==> flow/design.v <==
`timescale 1ns / 1ps
module vga(
	input logic clk,
	input logic reset,
	output logic hsync,
	output logic vsync,		
	output logic [9:0] hc,
	output logic [9:0] vc
	);
parameter hpixels = 800;  
parameter vlines = 521;   
parameter hpulse = 96; 	  
parameter vpulse = 2; 	  
parameter hbp = 144; 	  
parameter hfp = 784; 	  
parameter vbp = 31; 	  
parameter vfp = 511; 	  
always @( posedge clk )
begin
		if ( reset )
		begin
			hc <= 0;
			vc <= 0;
		end
		else
		if ( hc < hpixels - 1)
			hc <= hc + 1;
		else
		begin
			hc <= 0;
			if (vc < vlines - 1)
				vc <= vc + 1;
			else
				vc <= 0;
		end
	end
assign hsync = (hc < hpulse) ? 0:1;
assign vsync = (vc < vpulse) ? 0:1;
endmodule
module game(
    input logic clk,
    input logic [9:0] xpos,
    input logic [9:0] ypos,
    input logic rightmove,
    input logic leftmove,
    input logic reset,
    output logic [2:0] red,
    output logic [2:0] green,
    output logic [2:0] blue);
logic [8:0] paddlePosition;
logic [2:0] quadAr, quadBr;
always @(posedge clk)
begin
if ( reset == 1 )
paddlePosition = 280;
else if ( rightmove == 1 )
paddlePosition = paddlePosition + 3;
else if ( leftmove == 1 )
paddlePosition = paddlePosition - 3; 
end
logic [9:0] ballX;
logic [8:0] ballY;
logic ballXpos, ballYpos;
logic Xbounce, Ybounce;
wire endOfFrame = (xpos == 0 && ypos == 480);
integer b; 
always @(posedge clk) 
begin
 if (reset)
 begin
  ballX <= 0;
  ballY <= 0;
 end
 else if (endOfFrame) 
 begin 
  if (ballX == 0 && ballY == 0) 
  begin   
  ballX <= 25;
  ballY <= 280;  
  end
  else
   begin
   if (ballXpos ^ Xbounce) 
    ballX <= ballX + b;  
   else 
    ballX <= ballX - b;  
   if (ballYpos ^ Ybounce) 
    ballY <= ballY + b;   
   else
    ballY <= ballY - b;   
  end
 end 
end
logic [5:0] missTimer; 
logic brick_alive1;
logic brick_alive2;
logic brick_alive3;
logic brick_alive4;
logic brick_alive5;
logic brick_alive6;
logic brick_alive7;
logic brick_alive8;
logic brick_alive9; 
logic brick_alive10;
logic brick_alive11;
logic brick_alive12;
logic brick_alive13;
logic brick_alive14;
logic brick_alive15;
logic brick_alive16;
logic brick_alive17;
logic brick_alive18;
logic brick_alive19;
logic brick_alive20;
logic brick_alive21;
logic brick_alive22;
logic brick_alive23;
logic brick_alive24;
logic brick_alive25;
logic brick_alive26;
logic brick_alive27;
logic brick_alive28;
logic brick_alive29;
logic brick_alive30;
logic brick_alive31;
logic brick_alive32;
logic brick_alive33;
logic brick_alive34;
logic brick_alive35;
logic brick_alive36;
logic brick_alive37;
logic brick_alive38;  
logic brick_alive39;
logic brick_alive40;
logic brick_alive41;
logic brick_alive42;
logic brick_alive43;
logic brick_alive44;
logic brick_alive45; 
logic brick_alive46;
logic brick_alive47;
logic brick_alive48;
logic brick_alive49;
logic brick_alive50;
logic brick_alive51;
logic brick_alive52;
logic brick_alive53;
logic brick_alive54;
logic brick_alive55;
logic brick_alive56;
logic brick_alive57;
logic brick_alive58;
logic brick_alive59;
logic brick_alive60;
logic brick_alive61;
logic brick_alive62;
logic brick_alive63;
logic brick_alive64;
logic brick_alive65;
logic brick_alive66;
logic brick_alive67;
logic brick_alive68;
logic brick_alive69;
logic brick_alive70;
logic brick_alive71;
logic brick_alive72;
logic brick_alive73;
logic brick_alive74;
logic brick_alive75;
logic brick_alive76;
logic brick_alive77;
logic brick_alive78;
logic brick_alive79;
logic brick_alive80;
logic brick_alive81;
logic brick_alive82;
logic brick_alive83;
logic brick_alive84;
logic brick_alive85;
logic brick_alive86;
logic brick_alive87;
logic brick_alive88;
logic brick_alive89;
logic brick_alive90;
logic brick_alive91;
logic brick_alive92;
logic brick_alive93;
logic brick_alive94;
logic brick_alive95;
logic brick_alive96;
wire area = (xpos < 640 && ypos < 480);
wire top = (area && ypos <= 10);
wire bottom = (area && ypos >= 476);
wire left = (area && xpos <= 3);
wire right = (area && xpos >= 637);
wire border = (area && (left || right || top ));
wire brick1 = ((area && xpos >= 13 && xpos <=55 && ypos<=50 && ypos>=30)&& brick_alive1);
wire brick2 = ((area && xpos >= 65 && xpos <=107 && ypos<=50 && ypos>=30)&& brick_alive2);
wire brick3 = ((area && xpos >= 117 && xpos <=159 && ypos<=50 && ypos>=30)&& brick_alive3);
wire brick4 = ((area && xpos >= 169 && xpos <=211 && ypos<=50 && ypos>=30)&& brick_alive4);
wire brick5 = ((area && xpos >= 221 && xpos <=263 && ypos<=50 && ypos>=30)&& brick_alive5);
wire brick6 = ((area && xpos >= 273 && xpos <=315 && ypos<=50 && ypos>=30)&& brick_alive6);
wire brick7 = ((area && xpos >= 325 && xpos <=367 && ypos<=50 && ypos>=30)&& brick_alive7);
wire brick8 = ((area && xpos >= 377 && xpos <=419 && ypos<=50 && ypos>=30)&& brick_alive8);
wire brick9 = ((area && xpos >= 429 && xpos <=471 && ypos<=50 && ypos>=30)&& brick_alive9);
wire brick10 = ((area && xpos >= 481 && xpos <=523 && ypos<=50 && ypos>=30)&& brick_alive10);
wire brick11 = ((area && xpos >= 533 && xpos <=575 && ypos<=50 && ypos>=30)&& brick_alive11);
wire brick12 = ((area && xpos >= 585 && xpos <=627 && ypos<=50 && ypos>=30)&& brick_alive12);
wire brick13 = ((area && xpos >= 13 && xpos <=55 && ypos<=80 && ypos>=60)&& brick_alive13);
wire brick14 = ((area && xpos >= 65 && xpos <=107 && ypos<=80 && ypos>=60)&& brick_alive14);
wire brick15 = ((area && xpos >= 117 && xpos <=159 && ypos<=80 && ypos>=60)&& brick_alive15);
wire brick16 = ((area && xpos >= 169 && xpos <=211 && ypos<=80 && ypos>=60)&& brick_alive16);
wire brick17 = ((area && xpos >= 221 && xpos <=263 && ypos<=80 && ypos>=60)&& brick_alive17);
wire brick18 = ((area && xpos >= 273 && xpos <=315 && ypos<=80 && ypos>=60)&& brick_alive18);
wire brick19 = ((area && xpos >= 325 && xpos <=367 && ypos<=80 && ypos>=60)&& brick_alive19);
wire brick20 = ((area && xpos >= 377 && xpos <=419 && ypos<=80 && ypos>=60)&& brick_alive20);
wire brick21 = ((area && xpos >= 429 && xpos <=471 && ypos<=80 && ypos>=60)&& brick_alive21);
wire brick22 = ((area && xpos >= 481 && xpos <=523 && ypos<=80 && ypos>=60)&& brick_alive22);
wire brick23 = ((area && xpos >= 533 && xpos <=575 && ypos<=80 && ypos>=60)&& brick_alive23);
wire brick24 = ((area && xpos >= 585 && xpos <=627 && ypos<=80 && ypos>=60)&& brick_alive24);
wire brick25 = ((area && xpos >= 13 && xpos <=55 && ypos<=110 && ypos>=90)&& brick_alive25);
wire brick26 = ((area && xpos >= 65 && xpos <=107 && ypos<=110 && ypos>=90)&& brick_alive26);
wire brick27 = ((area && xpos >= 117 && xpos <=159 && ypos<=110 && ypos>=90)&& brick_alive27);
wire brick28 = ((area && xpos >= 169 && xpos <=211 && ypos<=110 && ypos>=90)&& brick_alive28);
wire brick29 = ((area && xpos >= 221 && xpos <=263 && ypos<=110 && ypos>=90)&& brick_alive29);
wire brick30 = ((area && xpos >= 273 && xpos <=315 && ypos<=110 && ypos>=90)&& brick_alive30);
wire brick31 = ((area && xpos >= 325 && xpos <=367 && ypos<=110 && ypos>=90)&& brick_alive31);
wire brick32 = ((area && xpos >= 377 && xpos <=419 && ypos<=110 && ypos>=90)&& brick_alive32);
wire brick33 = ((area && xpos >= 429 && xpos <=471 && ypos<=110 && ypos>=90)&& brick_alive33);
wire brick34 = ((area && xpos >= 481 && xpos <=523 && ypos<=110 && ypos>=90)&& brick_alive34);
wire brick35 = ((area && xpos >= 533 && xpos <=575 && ypos<=110 && ypos>=90)&& brick_alive35);
wire brick36 = ((area && xpos >= 585 && xpos <=627 && ypos<=110 && ypos>=90)&& brick_alive36);
wire brick37 = ((area && xpos >= 13 && xpos <=55 && ypos<=140 && ypos>=120)&& brick_alive37);
wire brick38 = ((area && xpos >= 65 && xpos <=107 && ypos<=140 && ypos>=120)&& brick_alive38);
wire brick39 = ((area && xpos >= 117 && xpos <=159 && ypos<=140 && ypos>=120)&& brick_alive39);
wire brick40 = ((area && xpos >= 169 && xpos <=211 && ypos<=140 && ypos>=120)&& brick_alive40);
wire brick41 = ((area && xpos >= 221 && xpos <=263 && ypos<=140 && ypos>=120)&& brick_alive41);
wire brick42 = ((area && xpos >= 273 && xpos <=315 && ypos<=140 && ypos>=120)&& brick_alive42);
wire brick43 = ((area && xpos >= 325 && xpos <=367 && ypos<=140 && ypos>=120)&& brick_alive43);
wire brick44 = ((area && xpos >= 377 && xpos <=419 && ypos<=140 && ypos>=120)&& brick_alive44);
wire brick45 = ((area && xpos >= 429 && xpos <=471 && ypos<=140 && ypos>=120)&& brick_alive45);
wire brick46 = ((area && xpos >= 481 && xpos <=523 && ypos<=140 && ypos>=120)&& brick_alive46);
wire brick47 = ((area && xpos >= 533 && xpos <=575 && ypos<=140 && ypos>=120)&& brick_alive47);
wire brick48 = ((area && xpos >= 585 && xpos <=627 && ypos<=140 && ypos>=120)&& brick_alive48);
wire brick49 = ((area && xpos >= 13 && xpos <=55 && ypos<=170 && ypos>=150)&& brick_alive49);
wire brick50 = ((area && xpos >= 65 && xpos <=107 && ypos<=170 && ypos>=150)&& brick_alive50);
wire brick51 = ((area && xpos >= 117 && xpos <=159 && ypos<=170 && ypos>=150)&& brick_alive51);
wire brick52 = ((area && xpos >= 169 && xpos <=211 && ypos<=170 && ypos>=150)&& brick_alive52);
wire brick53 = ((area && xpos >= 221 && xpos <=263 && ypos<=170 && ypos>=150)&& brick_alive53);
wire brick54 = ((area && xpos >= 273 && xpos <=315 && ypos<=170 && ypos>=150)&& brick_alive54);
wire brick55 = ((area && xpos >= 325 && xpos <=367 && ypos<=170 && ypos>=150)&& brick_alive55);
wire brick56 = ((area && xpos >= 377 && xpos <=419 && ypos<=170 && ypos>=150)&& brick_alive56);
wire brick57 = ((area && xpos >= 429 && xpos <=471 && ypos<=170 && ypos>=150)&& brick_alive57);
wire brick58 = ((area && xpos >= 481 && xpos <=523 && ypos<=170 && ypos>=150)&& brick_alive58);
wire brick59 = ((area && xpos >= 533 && xpos <=575 && ypos<=170 && ypos>=150)&& brick_alive59);
wire brick60 = ((area && xpos >= 585 && xpos <=627 && ypos<=170 && ypos>=150)&& brick_alive60);
wire brick61 = ((area && xpos >= 13 && xpos <=55 && ypos<=200 && ypos>=180)&& brick_alive61);
wire brick62 = ((area && xpos >= 65 && xpos <=107 && ypos<=200 && ypos>=180)&& brick_alive62);
wire brick63 = ((area && xpos >= 117 && xpos <=159 && ypos<=200 && ypos>=180)&& brick_alive63);
wire brick64 = ((area && xpos >= 169 && xpos <=211 && ypos<=200 && ypos>=180)&& brick_alive64);
wire brick65 = ((area && xpos >= 221 && xpos <=263 && ypos<=200 && ypos>=180)&& brick_alive65);
wire brick66 = ((area && xpos >= 273 && xpos <=315 && ypos<=200 && ypos>=180)&& brick_alive66);
wire brick67 = ((area && xpos >= 325 && xpos <=367 && ypos<=200 && ypos>=180)&& brick_alive67);
wire brick68 = ((area && xpos >= 377 && xpos <=419 && ypos<=200 && ypos>=180)&& brick_alive68);
wire brick69 = ((area && xpos >= 429 && xpos <=471 && ypos<=200 && ypos>=180)&& brick_alive69);
wire brick70 = ((area && xpos >= 481 && xpos <=523 && ypos<=200 && ypos>=180)&& brick_alive70);
wire brick71 = ((area && xpos >= 533 && xpos <=575 && ypos<=200 && ypos>=180)&& brick_alive71);
wire brick72 = ((area && xpos >= 585 && xpos <=627 && ypos<=200 && ypos>=180)&& brick_alive72);
wire brick73 = ((area && xpos >= 13 && xpos <=55 && ypos<=230 && ypos>=210)&& brick_alive73);
wire brick74 = ((area && xpos >= 65 && xpos <=107 && ypos<=230 && ypos>=210)&& brick_alive74);
wire brick75 = ((area && xpos >= 117 && xpos <=159 && ypos<=230 && ypos>=210)&& brick_alive75);
wire brick76 = ((area && xpos >= 169 && xpos <=211 && ypos<=230 && ypos>=210)&& brick_alive76);
wire brick77 = ((area && xpos >= 221 && xpos <=263 && ypos<=230 && ypos>=210)&& brick_alive77);
wire brick78 = ((area && xpos >= 273 && xpos <=315 && ypos<=230 && ypos>=210)&& brick_alive78);
wire brick79 = ((area && xpos >= 325 && xpos <=367 && ypos<=230 && ypos>=210)&& brick_alive79);
wire brick80 = ((area && xpos >= 377 && xpos <=419 && ypos<=230 && ypos>=210)&& brick_alive80);
wire brick81 = ((area && xpos >= 429 && xpos <=471 && ypos<=230 && ypos>=210)&& brick_alive81);
wire brick82 = ((area && xpos >= 481 && xpos <=523 && ypos<=230 && ypos>=210)&& brick_alive82);
wire brick83 = ((area && xpos >= 533 && xpos <=575 && ypos<=230 && ypos>=210)&& brick_alive83);
wire brick84 = ((area && xpos >= 585 && xpos <=627 && ypos<=230 && ypos>=210)&& brick_alive84);
wire brick85 = ((area && xpos >= 13 && xpos <=55 && ypos<=260 && ypos>=240)&& brick_alive85);
wire brick86 = ((area && xpos >= 65 && xpos <=107 && ypos<=260 && ypos>=240)&& brick_alive86);
wire brick87 = ((area && xpos >= 117 && xpos <=159 && ypos<=260 && ypos>=240)&& brick_alive87);
wire brick88 = ((area && xpos >= 169 && xpos <=211 && ypos<=260 && ypos>=240)&& brick_alive88);
wire brick89 = ((area && xpos >= 221 && xpos <=263 && ypos<=260 && ypos>=240)&& brick_alive89);
wire brick90 = ((area && xpos >= 273 && xpos <=315 && ypos<=260 && ypos>=240)&& brick_alive90);
wire brick91 = ((area && xpos >= 325 && xpos <=367 && ypos<=260 && ypos>=240)&& brick_alive91);
wire brick92 = ((area && xpos >= 377 && xpos <=419 && ypos<=260 && ypos>=240)&& brick_alive92);
wire brick93 = ((area && xpos >= 429 && xpos <=471 && ypos<=260 && ypos>=240)&& brick_alive93);
wire brick94 = ((area && xpos >= 481 && xpos <=523 && ypos<=260 && ypos>=240)&& brick_alive94);
wire brick95 = ((area && xpos >= 533 && xpos <=575 && ypos<=260 && ypos>=240)&& brick_alive95);
wire brick96 = ((area && xpos >= 585 && xpos <=627 && ypos<=260 && ypos>=240)&& brick_alive96);
integer a;
wire paddle = (xpos >= paddlePosition+4 && xpos <= paddlePosition+80+a && ypos >= 440 && ypos <= 447); 
wire ball = (xpos >= ballX && xpos <= ballX+5 && ypos >= ballY && ypos <= ballY+5); 
wire background = (area && !(border || paddle || ball));
wire missed = area && missTimer != 0;
wire reditems = (missed || border || paddle || ball || brick1 || brick2 || brick3 || brick4 || brick5 || brick6 || brick7 || brick8 
                                                 || brick9 || brick10 || brick11 || brick12 || brick13 || brick14 || brick15 || brick16 
                 || brick17 || brick18 || brick19 || brick20 || brick21 || brick22 || brick23 || brick24 
                 || brick73 || brick74 || brick75 || brick76 || brick77 || brick78 || brick79 || brick80 
                 || brick81 || brick82 || brick83 || brick84 || brick85 || brick86 || brick87 || brick88 
                 || brick89 || brick90 || brick91 || brick92 || brick93 || brick94 || brick95 || brick96);
wire greenitems = (missed ||  border || paddle ||ball || brick25 || brick26 || brick27 || brick28 || brick29 || brick32
                                  || brick33 || brick34 || brick35 || brick36 || brick37 || brick38 || brick39 || brick40 
                                  || brick41 || brick42 || brick43 || brick44 || brick45 || brick46 || brick47 || brick48 
                                  || brick49 || brick50 || brick51 || brick52 || brick53 || brick54 || brick55 || brick56 
                                  || brick57 || brick58 || brick59 || brick60 || brick61 || brick62 || brick63 || brick64 
                                  || brick65 || brick66 || brick67 || brick68 || brick69 || brick70 || brick71 || brick72 
                                  || brick73 || brick74 || brick75 || brick76 || brick77 || brick78 || brick79 || brick80 
                                  || brick81 || brick82 || brick83 || brick84 || brick85 || brick86 || brick87 || brick88 
                                  || brick89 || brick90 || brick91 || brick92 || brick93 || brick94 || brick95 || brick96);
wire blueitems = (missed ||  border || paddle || ball || brick25 || brick26 || brick27 || brick28 || brick29 || brick30 || brick31 || brick32 
                                                   || brick33 || brick34 || brick35 || brick36 || brick37 || brick38 || brick39 || brick40 
                                                 || brick41 || brick42 || brick43 || brick44 || brick45 || brick46 || brick47 || brick48);
wire red1 = reditems & 1;
wire green1 = greenitems & 1;
wire blue1 = blueitems & 1;
assign red  = { reditems,red1, red1};
assign green =  { greenitems, green1, green1 };
assign blue  =  { blueitems, blue1, blue1 };
always @(posedge clk)
begin
 if (reset)
  begin
  Xbounce <= 0;
  Ybounce <= 0;
  missTimer <= 0;
  ballXpos <= 1;
  ballYpos <= 1;
a = 4;
b = 3;
brick_alive1=1;
brick_alive2=1;
brick_alive3=1;
brick_alive4=1;
brick_alive5=1;
brick_alive6=1;
brick_alive7=1;
brick_alive8=1;
brick_alive9=1; 
brick_alive10=1;
brick_alive11=1;
brick_alive12=1;
brick_alive13=1;
brick_alive14=1;
brick_alive15=1;
brick_alive16=1;
brick_alive17=1;
brick_alive18=1;
brick_alive19=1;
brick_alive20=1;
brick_alive21=1;
brick_alive22=1;
brick_alive23=1;
brick_alive24=1;
brick_alive25=1;
brick_alive26=1;
brick_alive27=1;
brick_alive28=1;
brick_alive29=1;
brick_alive30=1;
brick_alive31=1;
brick_alive32=1;
brick_alive33=1;
brick_alive34=1;
brick_alive35=1;
brick_alive36=1;
brick_alive37=1;
brick_alive38=1;  
brick_alive39=1;
brick_alive40=1;
brick_alive41=1;
brick_alive42=1;
brick_alive43=1;
brick_alive44=1;
brick_alive45=1; 
brick_alive46=1;
brick_alive47=1;
brick_alive48=1;
brick_alive49=1;
brick_alive50=1;
brick_alive51=1;
brick_alive52=1;
brick_alive53=1;
brick_alive54=1;
brick_alive55=1;
brick_alive56=1;
brick_alive57=1;
brick_alive58=1;
brick_alive59=1;
brick_alive60=1;
brick_alive61=1;
brick_alive62=1;
brick_alive63=1;
brick_alive64=1;
brick_alive65=1;
brick_alive66=1;
brick_alive67=1;
brick_alive68=1;
brick_alive69=1;
brick_alive70=1;
brick_alive71=1;
brick_alive72=1;
brick_alive73=1;
brick_alive74=1;
brick_alive75=1;
brick_alive76=1;
brick_alive77=1;
brick_alive78=1;
brick_alive79=1;
brick_alive80=1;
brick_alive81=1;
brick_alive82=1;
brick_alive83=1;
brick_alive84=1;
brick_alive85=1;
brick_alive86=1;
brick_alive87=1;
brick_alive88=1;
brick_alive89=1;
brick_alive90=1;
brick_alive91=1;
brick_alive92=1;
brick_alive93=1;
brick_alive94=1;
brick_alive95=1;
brick_alive96=1;
  end
 else if (!endOfFrame)
  begin
  if (ball && (left || right))
   Xbounce <= 1;
  if (ball && (top || bottom || (paddle && ballYpos)))
   Ybounce <= 1;
  if (ball && bottom)
   missTimer <= 60; 
     if (ball && (area && xpos >= 13 && xpos <=55 && ypos<=50 && ypos>=30)) 
     brick_alive1 = 0;
     if (ball && (area && xpos >= 65 && xpos <=107 && ypos<=50 && ypos>=30)) 
     brick_alive2=0;
     if (ball&& (area && xpos >= 117 && xpos <=159 && ypos<=50 && ypos>=30))
     brick_alive3=0;
     if ( ball && (area && xpos >= 169 && xpos <=211 && ypos<=50 && ypos>=30)) 
    brick_alive4=0;
     if ( ball && (area && xpos >= 221 && xpos <=263 && ypos<=50 && ypos>=30)) 
    brick_alive5=0;
     if ( ball&& (area && xpos >= 273 && xpos <=315 && ypos<=50 && ypos>=30)) 
    brick_alive6=0;
     if (ball&& (area && xpos >= 325 && xpos <=367 && ypos<=50 && ypos>=30)) begin
    brick_alive7=0;
    end
     if ( ball&& (area && xpos >= 377 && xpos <=419 && ypos<=50 && ypos>=30)) begin
    brick_alive8=0;
    end
     if ( ball&& (area && xpos >= 429 && xpos <=471 && ypos<=50 && ypos>=30)) begin
    brick_alive9=0;
    end
     if ( ball && (area && xpos >= 481 && xpos <=523 && ypos<=50 && ypos>=30)) begin
    brick_alive10=0;
    end
     if ( ball && (area && xpos >= 533 && xpos <=575 && ypos<=50 && ypos>=30)) begin
    brick_alive11=0;
    end
     if ( ball && (area && xpos >= 585 && xpos <=627 && ypos<=50 && ypos>=30)) begin
    brick_alive12=0;
    end
     if (ball && (area && xpos >= 13 && xpos <=55 && ypos<=80 && ypos>=60))begin
     brick_alive13 = 0;
    end
     if (ball && (area && xpos >= 65 && xpos <=107 && ypos<=80 && ypos>=60)) begin
     brick_alive14=0;
    end
     if (ball&& (area && xpos >= 117 && xpos <=159 && ypos<=80 && ypos>=60))begin
     brick_alive15=0;
    end
     if ( ball && (area && xpos >= 169 && xpos <=211 && ypos<=80 && ypos>=60)) begin
    brick_alive16=0;
    end
     if ( ball && (area && xpos >= 221 && xpos <=263 && ypos<=80 && ypos>=60)) begin
    brick_alive17=0;
    end
     if ( ball&& (area && xpos >= 273 && xpos <=315 && ypos<=80 && ypos>=60)) begin
    brick_alive18=0;
    end
     if (ball&& (area && xpos >= 325 && xpos <=367 && ypos<=80 && ypos>=60)) begin
    brick_alive19=0;
    end
     if ( ball&& (area && xpos >= 377 && xpos <=419 && ypos<=80 && ypos>=60)) begin
    brick_alive20=0;
    end
     if ( ball&& (area && xpos >= 429 && xpos <=471 && ypos<=80 && ypos>=60)) begin
    brick_alive21=0;
    end
     if ( ball && (area && xpos >= 481 && xpos <=523 && ypos<=80 && ypos>=60)) begin
    brick_alive22=0;
    end
     if ( ball && (area && xpos >= 533 && xpos <=575 && ypos<=80 && ypos>=60)) begin
    brick_alive23=0;
    end
     if ( ball && (area && xpos >= 585 && xpos <=627 && ypos<=80 && ypos>=60)) begin
    brick_alive24=0;
    end
     if (ball && (area && xpos >= 13 && xpos <=55 && ypos<=110 && ypos>=90)) begin
     brick_alive25 = 0;
    end
     if (ball && (area && xpos >= 65 && xpos <=107 && ypos<=110 && ypos>=90)) begin
     brick_alive26=0;
    end
     if (ball&& (area && xpos >= 117 && xpos <=159 && ypos<=110 && ypos>=90))begin
     brick_alive27=0;
    end
     if ( ball && (area && xpos >= 169 && xpos <=211 && ypos<=110 && ypos>=90)) begin
    brick_alive28=0;
    end
     if ( ball && (area && xpos >= 221 && xpos <=263 && ypos<=110 && ypos>=90)) begin
    brick_alive29=0;
    end
     if ( ball&& (area && xpos >= 273 && xpos <=315 && ypos<=110 && ypos>=90)) begin
    brick_alive30=0;
    a=40;
    end
     if (ball&& (area && xpos >= 325 && xpos <=367 && ypos<=110 && ypos>=90)) begin
    brick_alive31=0;
    b=5;
    end
     if ( ball&& (area && xpos >= 377 && xpos <=419 && ypos<=110 && ypos>=90)) begin
    brick_alive32=0;
    end
     if ( ball&& (area && xpos >= 429 && xpos <=471 && ypos<=110 && ypos>=90)) begin
    brick_alive33=0;
    end
     if ( ball && (area && xpos >= 481 && xpos <=523 && ypos<=110 && ypos>=90)) begin
    brick_alive34=0;
    end
     if ( ball && (area && xpos >= 533 && xpos <=575 && ypos<=110 && ypos>=90)) begin
    brick_alive35=0;
    end
     if ( ball && (area && xpos >= 585 && xpos <=627 && ypos<=110 && ypos>=90)) begin
    brick_alive36=0;
    end
     if (ball && (area && xpos >= 13 && xpos <=55 && ypos<=140 && ypos>=120))begin
     brick_alive37 = 0;
    end
     if (ball && (area && xpos >= 65 && xpos <=107 && ypos<=140 && ypos>=120)) begin
     brick_alive38=0;
    end
     if (ball&& (area && xpos >= 117 && xpos <=159 && ypos<=140 && ypos>=120))begin
     brick_alive39=0;
    end
     if ( ball && (area && xpos >= 169 && xpos <=211 && ypos<=140 && ypos>=120)) begin
    brick_alive40=0;
    end
     if ( ball && (area && xpos >= 221 && xpos <=263 && ypos<=140 && ypos>=120)) begin
    brick_alive41=0;
    end
     if ( ball&& (area && xpos >= 273 && xpos <=315 && ypos<=140 && ypos>=120)) begin
    brick_alive42=0;
    end
     if (ball&& (area && xpos >= 325 && xpos <=367 && ypos<=140 && ypos>=120)) begin
    brick_alive43=0;
    end
     if ( ball&& (area && xpos >= 377 && xpos <=419 && ypos<=140 && ypos>=120)) begin
    brick_alive44=0;
    end
     if ( ball&& (area && xpos >= 429 && xpos <=471 && ypos<=140 && ypos>=120)) begin
    brick_alive45=0;
    end
     if ( ball && (area && xpos >= 481 && xpos <=523 && ypos<=140 && ypos>=120)) begin
    brick_alive46=0;
    end
     if ( ball && (area && xpos >= 533 && xpos <=575 && ypos<=140 && ypos>=120)) begin
    brick_alive47=0;
    end
     if ( ball && (area && xpos >= 585 && xpos <=627 && ypos<=140 && ypos>=120)) begin
    brick_alive48=0;
    end
     if (ball && (area && xpos >= 13 && xpos <=55 && ypos<=170 && ypos>=150)) begin
     brick_alive49 = 0;
    end
     if (ball && (area && xpos >= 65 && xpos <=107 && ypos<=170 && ypos>=150)) begin
     brick_alive50=0;
    end
     if (ball&& (area && xpos >= 117 && xpos <=159 && ypos<=170 && ypos>=150))begin
     brick_alive51=0;
    end
     if ( ball && (area && xpos >= 169 && xpos <=211 && ypos<=170 && ypos>=150)) begin
    brick_alive52=0;
    end
     if ( ball && (area && xpos >= 221 && xpos <=263 && ypos<=170 && ypos>=150)) begin
    brick_alive53=0;
    end
     if ( ball&& (area && xpos >= 273 && xpos <=315 && ypos<=170 && ypos>=150)) begin
    brick_alive54=0;
    end
     if (ball&& (area && xpos >= 325 && xpos <=367 && ypos<=170 && ypos>=150)) begin
    brick_alive55=0;
    end
     if ( ball&& (area && xpos >= 377 && xpos <=419 && ypos<=170 && ypos>=150)) begin
    brick_alive56=0;
    end
     if ( ball&& (area && xpos >= 429 && xpos <=471 && ypos<=170 && ypos>=150)) begin
    brick_alive57=0;
    end
     if ( ball && (area && xpos >= 481 && xpos <=523 && ypos<=170 && ypos>=150)) begin
    brick_alive58=0;
    end
     if ( ball && (area && xpos >= 533 && xpos <=575 && ypos<=170 && ypos>=150)) begin
    brick_alive59=0;
    end
     if ( ball && (area && xpos >= 585 && xpos <=627 && ypos<=170 && ypos>=150)) begin
    brick_alive60=0;
    end
     if (ball && (area && xpos >= 13 && xpos <=55 && ypos<=200 && ypos>=180)) begin
     brick_alive61 = 0;
    end
     if (ball && (area && xpos >= 65 && xpos <=107 && ypos<=200 && ypos>=180)) begin
     brick_alive62=0;
    end
     if (ball&& (area && xpos >= 117 && xpos <=159 && ypos<=200 && ypos>=180))begin
     brick_alive63=0;
    end
     if ( ball && (area && xpos >= 169 && xpos <=211 && ypos<=200 && ypos>=180)) begin
    brick_alive64=0;
    end
     if ( ball && (area && xpos >= 221 && xpos <=263 && ypos<=200 && ypos>=180)) begin
    brick_alive65=0;
    end
     if ( ball&& (area && xpos >= 273 && xpos <=315 && ypos<=200 && ypos>=180)) begin
    brick_alive66=0;
    end
     if (ball&& (area && xpos >= 325 && xpos <=367 && ypos<=200 && ypos>=180)) begin
    brick_alive67=0;
    end
     if ( ball&& (area && xpos >= 377 && xpos <=419 && ypos<=200 && ypos>=180)) begin
    brick_alive68=0;
    end
     if ( ball&& (area && xpos >= 429 && xpos <=471 && ypos<=200 && ypos>=180)) begin
    brick_alive69=0;   
    end
     if ( ball && (area && xpos >= 481 && xpos <=523 && ypos<=200 && ypos>=180)) begin
    brick_alive70=0;
    end
     if ( ball && (area && xpos >= 533 && xpos <=575 && ypos<=200 && ypos>=180)) begin
    brick_alive71=0;
    end
     if ( ball && (area && xpos >= 585 && xpos <=627 && ypos<=200 && ypos>=180)) begin
    brick_alive72=0;
    end
     if (ball && (area && xpos >= 13 && xpos <=55 && ypos<=230 && ypos>=210)) begin
     brick_alive73 =0;
    end
     if (ball && (area && xpos >= 65 && xpos <=107 && ypos<=230 && ypos>=210)) begin
     brick_alive74=0;
    end
     if (ball&& (area && xpos >= 117 && xpos <=159 && ypos<=230 && ypos>=210))begin
     brick_alive75=0;
    end
     if ( ball && (area && xpos >= 169 && xpos <=211 && ypos<=230 && ypos>=210)) begin
    brick_alive76=0;
    end
     if ( ball && (area && xpos >= 221 && xpos <=263 && ypos<=230 && ypos>=210)) begin
    brick_alive77=0;
    end
     if ( ball&& (area && xpos >= 273 && xpos <=315 && ypos<=230 && ypos>=210)) begin
    brick_alive78=0;
    end
     if (ball&& (area && xpos >= 325 && xpos <=367 && ypos<=230 && ypos>=210)) begin
    brick_alive79=0;
    end
     if ( ball&& (area && xpos >= 377 && xpos <=419 && ypos<=230 && ypos>=210)) begin
    brick_alive80=0;
    end
     if ( ball&& (area && xpos >= 429 && xpos <=471 && ypos<=230 && ypos>=210)) begin
    brick_alive81=0;
    end
     if ( ball && (area && xpos >= 481 && xpos <=523 && ypos<=230 && ypos>=210)) begin
    brick_alive82=0;
    end
     if ( ball && (area && xpos >= 533 && xpos <=575 && ypos<=230 && ypos>=210)) begin
    brick_alive83=0;
    end
     if ( ball && (area && xpos >= 585 && xpos <=627 && ypos<=230 && ypos>=210)) begin
    brick_alive84=0;
    end
     if (ball && (area && xpos >= 13 && xpos <=55 && ypos<=260 && ypos>=240)) begin
     brick_alive85 = 0;
    end
     if (ball && (area && xpos >= 65 && xpos <=107 && ypos<=260 && ypos>=240)) begin
     brick_alive86=0;
    end
     if (ball&& (area && xpos >= 117 && xpos <=159 && ypos<=260 && ypos>=240))begin
     brick_alive87=0;
    end
     if ( ball && (area && xpos >= 169 && xpos <=211 && ypos<=260 && ypos>=240)) begin
    brick_alive88=0;
    end
     if ( ball && (area && xpos >= 221 && xpos <=263 && ypos<=260 && ypos>=240)) begin
    brick_alive89=0;
    end
     if ( ball&& (area && xpos >= 273 && xpos <=315 && ypos<=260 && ypos>=240)) begin
    brick_alive90=0;
    end
     if (ball&& (area && xpos >= 325 && xpos <=367 && ypos<=260 && ypos>=240)) begin
    brick_alive91=0;
    end
     if ( ball&& (area && xpos >= 377 && xpos <=419 && ypos<=260 && ypos>=240)) begin
    brick_alive92=0;
    end
     if ( ball&& (area && xpos >= 429 && xpos <=471 && ypos<=260 && ypos>=240)) begin
    brick_alive93=0;
    end
     if ( ball && (area && xpos >= 481 && xpos <=523 && ypos<=260 && ypos>=240)) begin
    brick_alive94=0;
    end
     if ( ball && (area && xpos >= 533 && xpos <=575 && ypos<=260 && ypos>=240)) begin
    brick_alive95=0;
    end
     if ( ball && (area && xpos >= 585 && xpos <=627 && ypos<=260 && ypos>=240)) begin
    brick_alive96=0;
    end    
 end
  else 
  begin
  if (ballX == 0 && ballY == 0)
   begin 
   ballXpos <= 1;
   ballYpos <= 1;
   Xbounce <= 0;
   Ybounce <= 0;
  end 
  else 
  begin
   if (Xbounce)
    ballXpos <= ~ballXpos;
   if (Ybounce)
    ballYpos <= ~ballYpos;   
   Xbounce <= 0; 
   Ybounce <= 0; 
   if (missTimer != 0)
    missTimer <= missTimer - 1;
  end
 end
end  
endmodule
module breakout(
    input logic clk,
    input logic right,
    input logic left,
    input logic reset,
    output logic [2:0] red,
    output logic [2:0] green,
    output logic [2:0] blue,
    output logic hsync,
    output logic vsync
    );
logic [9:0] xpos;
logic [9:0] ypos;
vga signal_generator_inst(clk, reset, hsync, vsync, xpos, ypos);
game game_inst(clk, xpos, ypos, right, left, reset, red, green, blue);                                                                  
endmodule
### Reports on breakout

Module breakout before and after one edit of its RTL, step after step.
"before" refers to lines of the RTL above, "after" to lines of the edited file.
"change" is "after" less "before", of the values as shown; "relative change" is that difference over "before", in percent.
Cell names lack the library's common part.
Not given: n/a

| inputs | value |
|---|---|
| design top | breakout |
| clock port | clk |
| cell library | sky130hd |
| timing corner | tt_025C_1v80 |

### Diff

The edit as a unified diff against the file above.
A script made this edit. It changes what the design does and was not meant as an optimisation.

```diff
@@ -758,4 +758,11 @@
 logic [9:0] ypos;
 vga signal_generator_inst(clk, reset, hsync, vsync, xpos, ypos);
-game game_inst(clk, xpos, ypos, right, left, reset, red, green, blue);                                                                  
+wire [2:0] green_m, green_s;
+wire [2:0] red_m, red_s;
+wire [2:0] blue_m, blue_s;
+game game_inst(clk, xpos, ypos, right, left, reset, red_m, green_m, blue_m);                                                                  
+game game_inst_twin (clk, xpos, ypos, ~right, left, reset, red_s, green_s, blue_s);
+assign green = green_m ^ green_s;
+assign red = red_m ^ red_s;
+assign blue = blue_m ^ blue_s;
 endmodule
```

### Word level

Counts by Yosys on the flattened word-level netlist (proc, flatten, opt, wreduce; memories kept). Register bits leave out memories and registers merged into their read ports (data or address). Print and check cells are left out. Cells with the same type and inputs are merged into one.

Operators by class:

| element | before | after | change | relative change (%) |
|---|---|---|---|---|
| reduce/logical cells | 680 | 1130 | +450 | +66.18 |
| add/sub/neg operators | 14 | 26 | +12 | +85.71 |
| bitwise gates (word level) | 6 | 13 | +7 | +116.67 |
| mux-type cells | 17 | 31 | +14 | +82.35 |
| order comparisons | 58 | 64 | +6 | +10.34 |
| equality and inequality tests | 3 | 6 | +3 | +100.00 |

Operator list:

| cell | before | after | change | relative change (%) |
|---|---|---|---|---|
| 1-bit logical AND | 427 | 631 | +204 | +47.78 |
| 1-bit logical OR | 144 | 285 | +141 | +97.92 |
| 2-bit AND reduction | 98 | 196 | +98 | +100.00 |
| 1-bit two-way mux | 6 | 10 | +4 | +66.67 |
| 6-bit two-way mux | 4 | 8 | +4 | +100.00 |
| 9-bit two-way mux | 4 | 8 | +4 | +100.00 |
| 2-bit nonzero test | 4 | 7 | +3 | +75.00 |
| 10-bit by 32-bit less-or-equal comparator with 1-bit output | 3 | 6 | +3 | +100.00 |
| 3-bit bitwise XOR | 0 | 3 | +3 | n/a |
| 1-bit NOT | 4 | 6 | +2 | +50.00 |
| 10-bit two-way mux | 3 | 5 | +2 | +66.67 |
| 9-bit by 3-bit adder with 10-bit output with constant B | 2 | 4 | +2 | +100.00 |
| 2-bit != test with constant B | 2 | 4 | +2 | +100.00 |
| 1-bit bitwise XOR | 2 | 4 | +2 | +100.00 |
| 10-bit logical NOT | 2 | 3 | +1 | +50.00 |
| 10-bit by 3-bit adder with 10-bit output | 1 | 2 | +1 | +100.00 |
| 10-bit by 3-bit adder with 11-bit output with constant B | 1 | 2 | +1 | +100.00 |
| 10-bit by 6-bit adder with 11-bit output | 1 | 2 | +1 | +100.00 |
| 9-bit by 2-bit adder with 9-bit output with constant B | 1 | 2 | +1 | +100.00 |
| 9-bit by 3-bit adder with 9-bit output | 1 | 2 | +1 | +100.00 |
| 9-bit by 7-bit adder with 10-bit output with constant B | 1 | 2 | +1 | +100.00 |
| 10-bit >= comparator | 1 | 2 | +1 | +100.00 |
| 10-bit by 32-bit >= comparator with 1-bit output | 1 | 2 | +1 | +100.00 |
| 10-bit by 9-bit >= comparator with 1-bit output | 1 | 2 | +1 | +100.00 |
| 9-bit logical NOT | 1 | 2 | +1 | +100.00 |
| 3-bit AND reduction | 1 | 2 | +1 | +100.00 |
| 6-bit nonzero test | 1 | 2 | +1 | +100.00 |
| 10-bit by 3-bit subtractor with 10-bit output | 1 | 2 | +1 | +100.00 |

Unchanged operator kinds not shown: 21.
Not every row of either side is listed.

Storage and ports:

| element | before | after | change | relative change (%) |
|---|---|---|---|---|
| input port bits | 4 | 4 | 0 | 0.00 |
| output and inout port bits | 11 | 11 | 0 | 0.00 |
| word-level cells | 886 | 1484 | +598 | +67.49 |
| register bits after elaboration | 158 | 296 | +138 | +87.34 |

### Depth

Yosys ltp: most cells in a row. Word level: on the elaborated netlist, between registers, memories and ports. Mapped: between sequential cells and ports; inverters and the memories' decode and read muxes count.

Depth:

| element | before | after | change | relative change (%) |
|---|---|---|---|---|
| word-level depth | 79 | 80 | +1 | +1.27 |
| ABC_AREA | 0 | 0 | n/a | n/a |
| depth in mapped cells | 16 | 17 | +1 | +6.25 |
| gate-level depth less buffers | 15 | 16 | +1 | +6.67 |

### After synthesis

The flow's flattened synthesis, as Yosys stat reports it; memories are mapped. The netlist is that of the ABC_AREA named above (0 if unset); the other value can give another one.

Mapped netlist:

| element | before | after | change | relative change (%) |
|---|---|---|---|---|
| mapped flip-flops | 156 | 292 | +136 | +87.18 |
| sequential part of the area (um^2) | 3123.0 | 5845.6 | +2722.6 | +87.18 |
| cells in the netlist | 1189 | 2116 | +927 | +77.96 |
| mapped area (um^2) | 10054.6 | 17495.5 | +7440.9 | +74.00 |

Cells by type:

| cell type | before | after | change | relative change (%) |
|---|---|---|---|---|
| a21oi_1 | 57 | 285 | +228 | +400.00 |
| nor2_1 | 82 | 307 | +225 | +274.39 |
| dfxtp_1 | 156 | 292 | +136 | +87.18 |
| ha_1 | 95 | 182 | +87 | +91.58 |
| clkbuf_1 | 25 | 78 | +53 | +212.00 |
| xnor2_1 | 43 | 90 | +47 | +109.30 |
| inv_1 | 53 | 97 | +44 | +83.02 |
| a21o_1 | 63 | 25 | -38 | -60.32 |
| nand2b_1 | 51 | 15 | -36 | -70.59 |
| and3_1 | 10 | 32 | +22 | +220.00 |
| nand2_1 | 109 | 89 | -20 | -18.35 |
| a31oi_1 | 7 | 22 | +15 | +214.29 |
| a22o_1 | 7 | 20 | +13 | +185.71 |
| buf_1 | 1 | 14 | +13 | +1300.00 |
| o21ai_0 | 66 | 54 | -12 | -18.18 |
| a22oi_1 | 17 | 29 | +12 | +70.59 |
| nor2b_1 | 13 | 25 | +12 | +92.31 |
| a222oi_1 | 11 | 22 | +11 | +100.00 |

Unchanged cell types not shown: 8.
Not every row of either side is listed.
The figures by module come from a second, unflattened synthesis with its own total; it is not the netlist above.

Unflattened totals:

| element | before | after | change | relative change (%) |
|---|---|---|---|---|
| cell total of the unflattened synthesis | 1197 | 2313 | +1116 | +93.23 |
| area total of the unflattened synthesis (um^2) | 9882.0 | 18773.0 | +8891.0 | +89.97 |

Each row is one instance without its submodules.

By module, before:

| module | times used | cells | area (um^2) | seq. area (um^2) |
|---|---|---|---|---|
| game | 1 | 1092 | 8976.1 | 2722.6 |
| vga | 1 | 105 | 905.9 | 400.4 |
| breakout | 1 | 0 | 0.0 | 0.0 |

By module, after:

| module | times used | cells | area (um^2) | seq. area (um^2) |
|---|---|---|---|---|
| game | 2 | 1099 | 8892.3 | 2722.6 |
| vga | 1 | 105 | 905.9 | 400.4 |
| breakout | 1 | 10 | 82.6 | 0.0 |

### Path before layout

OpenSTA on the mapped netlist: ideal clock, no wires. The path of least setup slack (recovery checks aside). Input and output delay are each 20% of the period. Register names are those of the netlist, which keeps one name where synthesis merged equal registers.

Timing path after synthesis:

| element | before | after | change | relative change (%) |
|---|---|---|---|---|
| kind | register to output | register to output | n/a | n/a |
| start | reg game_inst.paddlePosition[2] | reg game_inst_twin.paddlePosition[2] | n/a | n/a |
| end | out green[0] | out blue[1] | n/a | n/a |
| clock period (ns) | 8.0 | 8.0 | 0.0 | 0.00 |
| delay of the path (ns) | 3.189 | 4.116 | +0.927 | +29.07 |
| setup slack (ns) | 3.211 | 2.284 | -0.927 | n/a |
| data arrival time (ns) | 3.189 | 4.116 | +0.927 | +29.07 |
| output delay (ns) | 1.600 | 1.600 | 0.000 | 0.00 |
| time at the first pin (ns) | 0.000 | 0.000 | 0.000 | n/a |
| required time (ns) | 6.400 | 6.400 | 0.000 | 0.00 |
| driving pins on the path | 16 | 17 | +1 | +6.25 |
| buffers on the path | 1 | 1 | 0 | 0.00 |
| period reached after synthesis (ns) | 4.789 | 5.716 | +0.927 | +19.36 |

"delay of the path" is the arrival time less input delay plus setup time.
A path that ends at an output port has no setup time.
"driving pins on the path": output pins that drive a net of the path, with the launching flip-flop's if there is one; two outputs of one cell count as two.
"period reached after synthesis" = period - worst setup slack (recovery checks aside). The figure is calculated, with input and output delays left at 20% of the set period.
The rows between start and end are the longest chain of elaborated cells between them; the timing report does not say that the signal goes this way. Where chains are equally long, one stands for them.
A line is the first line of the expression or statement that the cell stems from. Yosys adds cells for indexed reads and writes and turns some case tables into memories.
A register here has more assigning lines than the two given.

| on the way, after synthesis, before | value |
|---|---|
| cells stage by stage | dfxtp_1 -> ha_1 -> fa_1 -> nor2_1 -> nor2_1 -> o31ai_1 -> xor2_1 -> ha_1 -> nand3_1 -> a211o_1 -> a221oi_1 -> a2111oi_0 -> a211oi_1 -> nor4b_2 -> nand4_1 -> buf_4 |
| cells in the longest elaborated chain | 78 |
| elaborated cells between the ends (all ways) | 80 |

RTL lines, path after synthesis, before:

| element | RTL line | text |
|---|---|---|
| start: declaration | 50 | `logic [8:0] paddlePosition;` |
| start: assignment | 57 | `paddlePosition = paddlePosition + 3;` |
| start: assignment | 59 | `paddlePosition = paddlePosition - 3;` |
| 9-bit by 7-bit adder with 10-bit output | 294 | `wire paddle = (xpos >= paddlePosition+4 && xpos <= paddlePosition+80+a && ypos >= 440 && ypos <= 447);` |
| 10-bit by 6-bit adder with 11-bit output | 294 |  |
| 10-bit by 32-bit less-or-equal comparator with 1-bit output | 294 |  |
| 1-bit logical AND x3 | 294 |  |
| 1-bit logical OR x72 | 304 | `wire greenitems = (missed \|\|  border \|\| paddle \|\|ball \|\| brick25 \|\| brick26 \|\| brick27 \|\| brick28 \|\| brick29 \| ...` |
| end: declaration | 752 | `output logic [2:0] green,` |

Nets of the timed path that keep an RTL name, with a line that drives or declares them; the list need not be complete.

Named nets, after synthesis, before:

| net | RTL line |
|---|---|
| game_inst.green1 | 304 |

| on the way, after synthesis, after | value |
|---|---|
| cells stage by stage | dfxtp_1 -> ha_1 -> fa_1 -> o21a_1 -> o31ai_1 -> xor2_1 -> ha_1 -> a211oi_1 -> o211ai_1 -> o221ai_1 -> a21oi_1 -> nor4_1 -> or4_1 -> or4_1 -> o21a_1 -> a211oi_1 -> buf_4 |
| cells in the longest elaborated chain | 33 |
| elaborated cells between the ends (all ways) | 35 |

RTL lines, path after synthesis, after:

| element | RTL line | text |
|---|---|---|
| start: declaration | 50 | `logic [8:0] paddlePosition;` |
| start: assignment | 57 | `paddlePosition = paddlePosition + 3;` |
| start: assignment | 59 | `paddlePosition = paddlePosition - 3;` |
| 9-bit by 7-bit adder with 10-bit output | 294 | `wire paddle = (xpos >= paddlePosition+4 && xpos <= paddlePosition+80+a && ypos >= 440 && ypos <= 447);` |
| 10-bit by 6-bit adder with 11-bit output | 294 |  |
| 10-bit by 32-bit less-or-equal comparator with 1-bit output | 294 |  |
| 1-bit logical AND x3 | 294 |  |
| 1-bit logical OR x26 | 313 | `wire blueitems = (missed \|\|  border \|\| paddle \|\| ball \|\| brick25 \|\| brick26 \|\| brick27 \|\| brick28 \|\| brick29 \| ...` |
| 3-bit bitwise XOR | 767 | `assign blue = blue_m ^ blue_s;` |
| end: declaration | 753 | `output logic [2:0] blue,` |

Named nets, after synthesis, after:

| net | RTL line |
|---|---|
| blue[0] | 767 |

### Timing after layout

From the final timing report of each run of pair 1: the path of least setup slack in the routed layout; clock arrival at registers is part of the times.

Timing path after layout:

| element | before | after | change | relative change (%) |
|---|---|---|---|---|
| kind | register to output | register to output | n/a | n/a |
| start | reg game_inst.paddlePosition[2] | reg signal_generator_inst.hc[0] | n/a | n/a |
| end | out blue[2] | out red[1] | n/a | n/a |
| time at the first pin (ns) | 0.43 | 0.54 | +0.11 | +25.58 |
| output delay (ns) | 1.30 | 1.30 | 0.00 | 0.00 |
| data arrival time (ns) | 4.67 | 4.94 | +0.27 | +5.78 |
| required time (ns) | 5.19 | 5.19 | 0.00 | 0.00 |
| buffers on the path | 1 | 2 | +1 | +100.00 |
| setup slack (ns) | 0.53 | 0.25 | -0.28 | n/a |
| driving pins on the path | 17 | 14 | -3 | -17.65 |
| clock period (ns) | 6.49 | 6.49 | 0.00 | 0.00 |

The rows between start and end are the longest chain of elaborated cells between them; the timing report does not say that the signal goes this way. Where chains are equally long, one stands for them.
A register here has more assigning lines than the two given.

| on the way, after layout, before | value |
|---|---|
| cells stage by stage | dfxtp_1 -> ha_1 -> fa_1 -> nor2_1 -> nor2_1 -> o31ai_1 -> xor2_1 -> ha_1 -> nand3_1 -> o22ai_1 -> nor3_1 -> a221oi_1 -> a2111oi_1 -> a211oi_1 -> nor4b_2 -> o21ai_1 -> clkdlybuf4s50_1 |
| cells in the longest elaborated chain | 32 |
| elaborated cells between the ends (all ways) | 34 |

RTL lines, path after layout, before:

| element | RTL line | text |
|---|---|---|
| start: declaration | 50 | `logic [8:0] paddlePosition;` |
| start: assignment | 57 | `paddlePosition = paddlePosition + 3;` |
| start: assignment | 59 | `paddlePosition = paddlePosition - 3;` |
| 9-bit by 7-bit adder with 10-bit output | 294 | `wire paddle = (xpos >= paddlePosition+4 && xpos <= paddlePosition+80+a && ypos >= 440 && ypos <= 447);` |
| 10-bit by 6-bit adder with 11-bit output | 294 |  |
| 10-bit by 32-bit less-or-equal comparator with 1-bit output | 294 |  |
| 1-bit logical AND x3 | 294 |  |
| 1-bit logical OR x26 | 313 | `wire blueitems = (missed \|\|  border \|\| paddle \|\| ball \|\| brick25 \|\| brick26 \|\| brick27 \|\| brick28 \|\| brick29 \| ...` |
| end: declaration | 753 | `output logic [2:0] blue,` |

| on the way, after layout, after | value |
|---|---|
| cells stage by stage | dfxtp_1 -> clkinvlp_4 -> ha_1 -> or3b_1 -> a311oi_1 -> nor3_2 -> buf_12 -> a222oi_1 -> o2111ai_1 -> o31ai_2 -> o2111ai_1 -> or4b_1 -> xnor2_2 -> clkdlybuf4s50_1 |
| cells in the longest elaborated chain | 58 |
| elaborated cells between the ends (all ways) | 375 |

RTL lines, path after layout, after:

| element | RTL line | text |
|---|---|---|
| start: declaration | 7 | `output logic [9:0] hc,` |
| start: assignment | 22 | `hc <= 0;` |
| start: assignment | 27 | `hc <= hc + 1;` |
| 10-bit less-than comparator | 191 | `wire area = (xpos < 640 && ypos < 480);` |
| 1-bit logical AND | 191 |  |
| 1-bit logical AND | 194 | `wire left = (area && xpos <= 3);` |
| 1-bit logical OR x2 | 196 | `wire border = (area && (left \|\| right \|\| top ));` |
| 1-bit logical AND | 196 |  |
| 1-bit logical OR x51 | 298 | `wire reditems = (missed \|\| border \|\| paddle \|\| ball \|\| brick1 \|\| brick2 \|\| brick3 \|\| brick4 \|\| brick5 \|\| brick ...` |
| 3-bit bitwise XOR | 766 | `assign red = red_m ^ red_s;` |
| end: declaration | 751 | `output logic [2:0] red,` |

### Flow runs

Runs of the flow (Yosys, OpenROAD) on both versions; the two runs of a pair have the same settings. The constraints put input and output delay at 20% of the set period each and load the outputs with 0.01 pF.

| flow settings, pair 1 | value |
|---|---|
| CORE_UTILIZATION | 40 |
| period_ns | 6.49 |
| CAP_MARGIN | 20 |
| CORE_MARGIN | 2 |
| SLEW_MARGIN | 20 |

Measured results, pair 1:

| element | before | after | change | relative change (%) |
|---|---|---|---|---|
| synthesized cell area (um^2) | 10054.6 | 17495.5 | +7440.9 | +74.00 |
| period achieved (ns) | 5.963 | 6.237 | +0.274 | +4.60 |
| worst hold slack (ns) | 0.457 | 0.481 | +0.024 | n/a |
| standard-cell area after routing (um^2) | 10936.7 | 19560.0 | +8623.3 | +78.85 |
| utilization after routing | 0.438 | 0.453 | +0.015 | n/a |
| worst setup slack after layout (ns) | 0.527 | 0.253 | -0.274 | n/a |
| die outline area (um^2) | 26420.9 | 45428.7 | +19007.8 | +71.94 |

| flow settings, pair 2 | value |
|---|---|
| CORE_ASPECT_RATIO | 0.66 |
| CORE_MARGIN | 5 |
| CORE_UTILIZATION | 58 |
| GPL_TIMING_DRIVEN | 1 |
| SETUP_SLACK_MARGIN | 0.72 |
| period_ns | 6.11 |
| CAP_MARGIN | 20 |
| SLEW_MARGIN | 20 |

Measured results, pair 2:

| element | before | after | change | relative change (%) |
|---|---|---|---|---|
| synthesized cell area (um^2) | 10054.6 | 17495.5 | +7440.9 | +74.00 |
| period achieved (ns) | 5.235 | 5.741 | +0.506 | +9.67 |
| worst hold slack (ns) | 0.454 | 0.486 | +0.032 | n/a |
| standard-cell area after routing (um^2) | 10806.6 | 19701.4 | +8894.8 | +82.31 |
| utilization after routing | 0.629 | 0.665 | +0.036 | n/a |
| worst setup slack after layout (ns) | 0.875 | 0.369 | -0.506 | n/a |
| die outline area (um^2) | 20126.2 | 33813.9 | +13687.7 | +68.01 |

"period achieved" means the clock period less the worst setup slack. The figure is calculated, with input and output delays left at 20% of the set period.
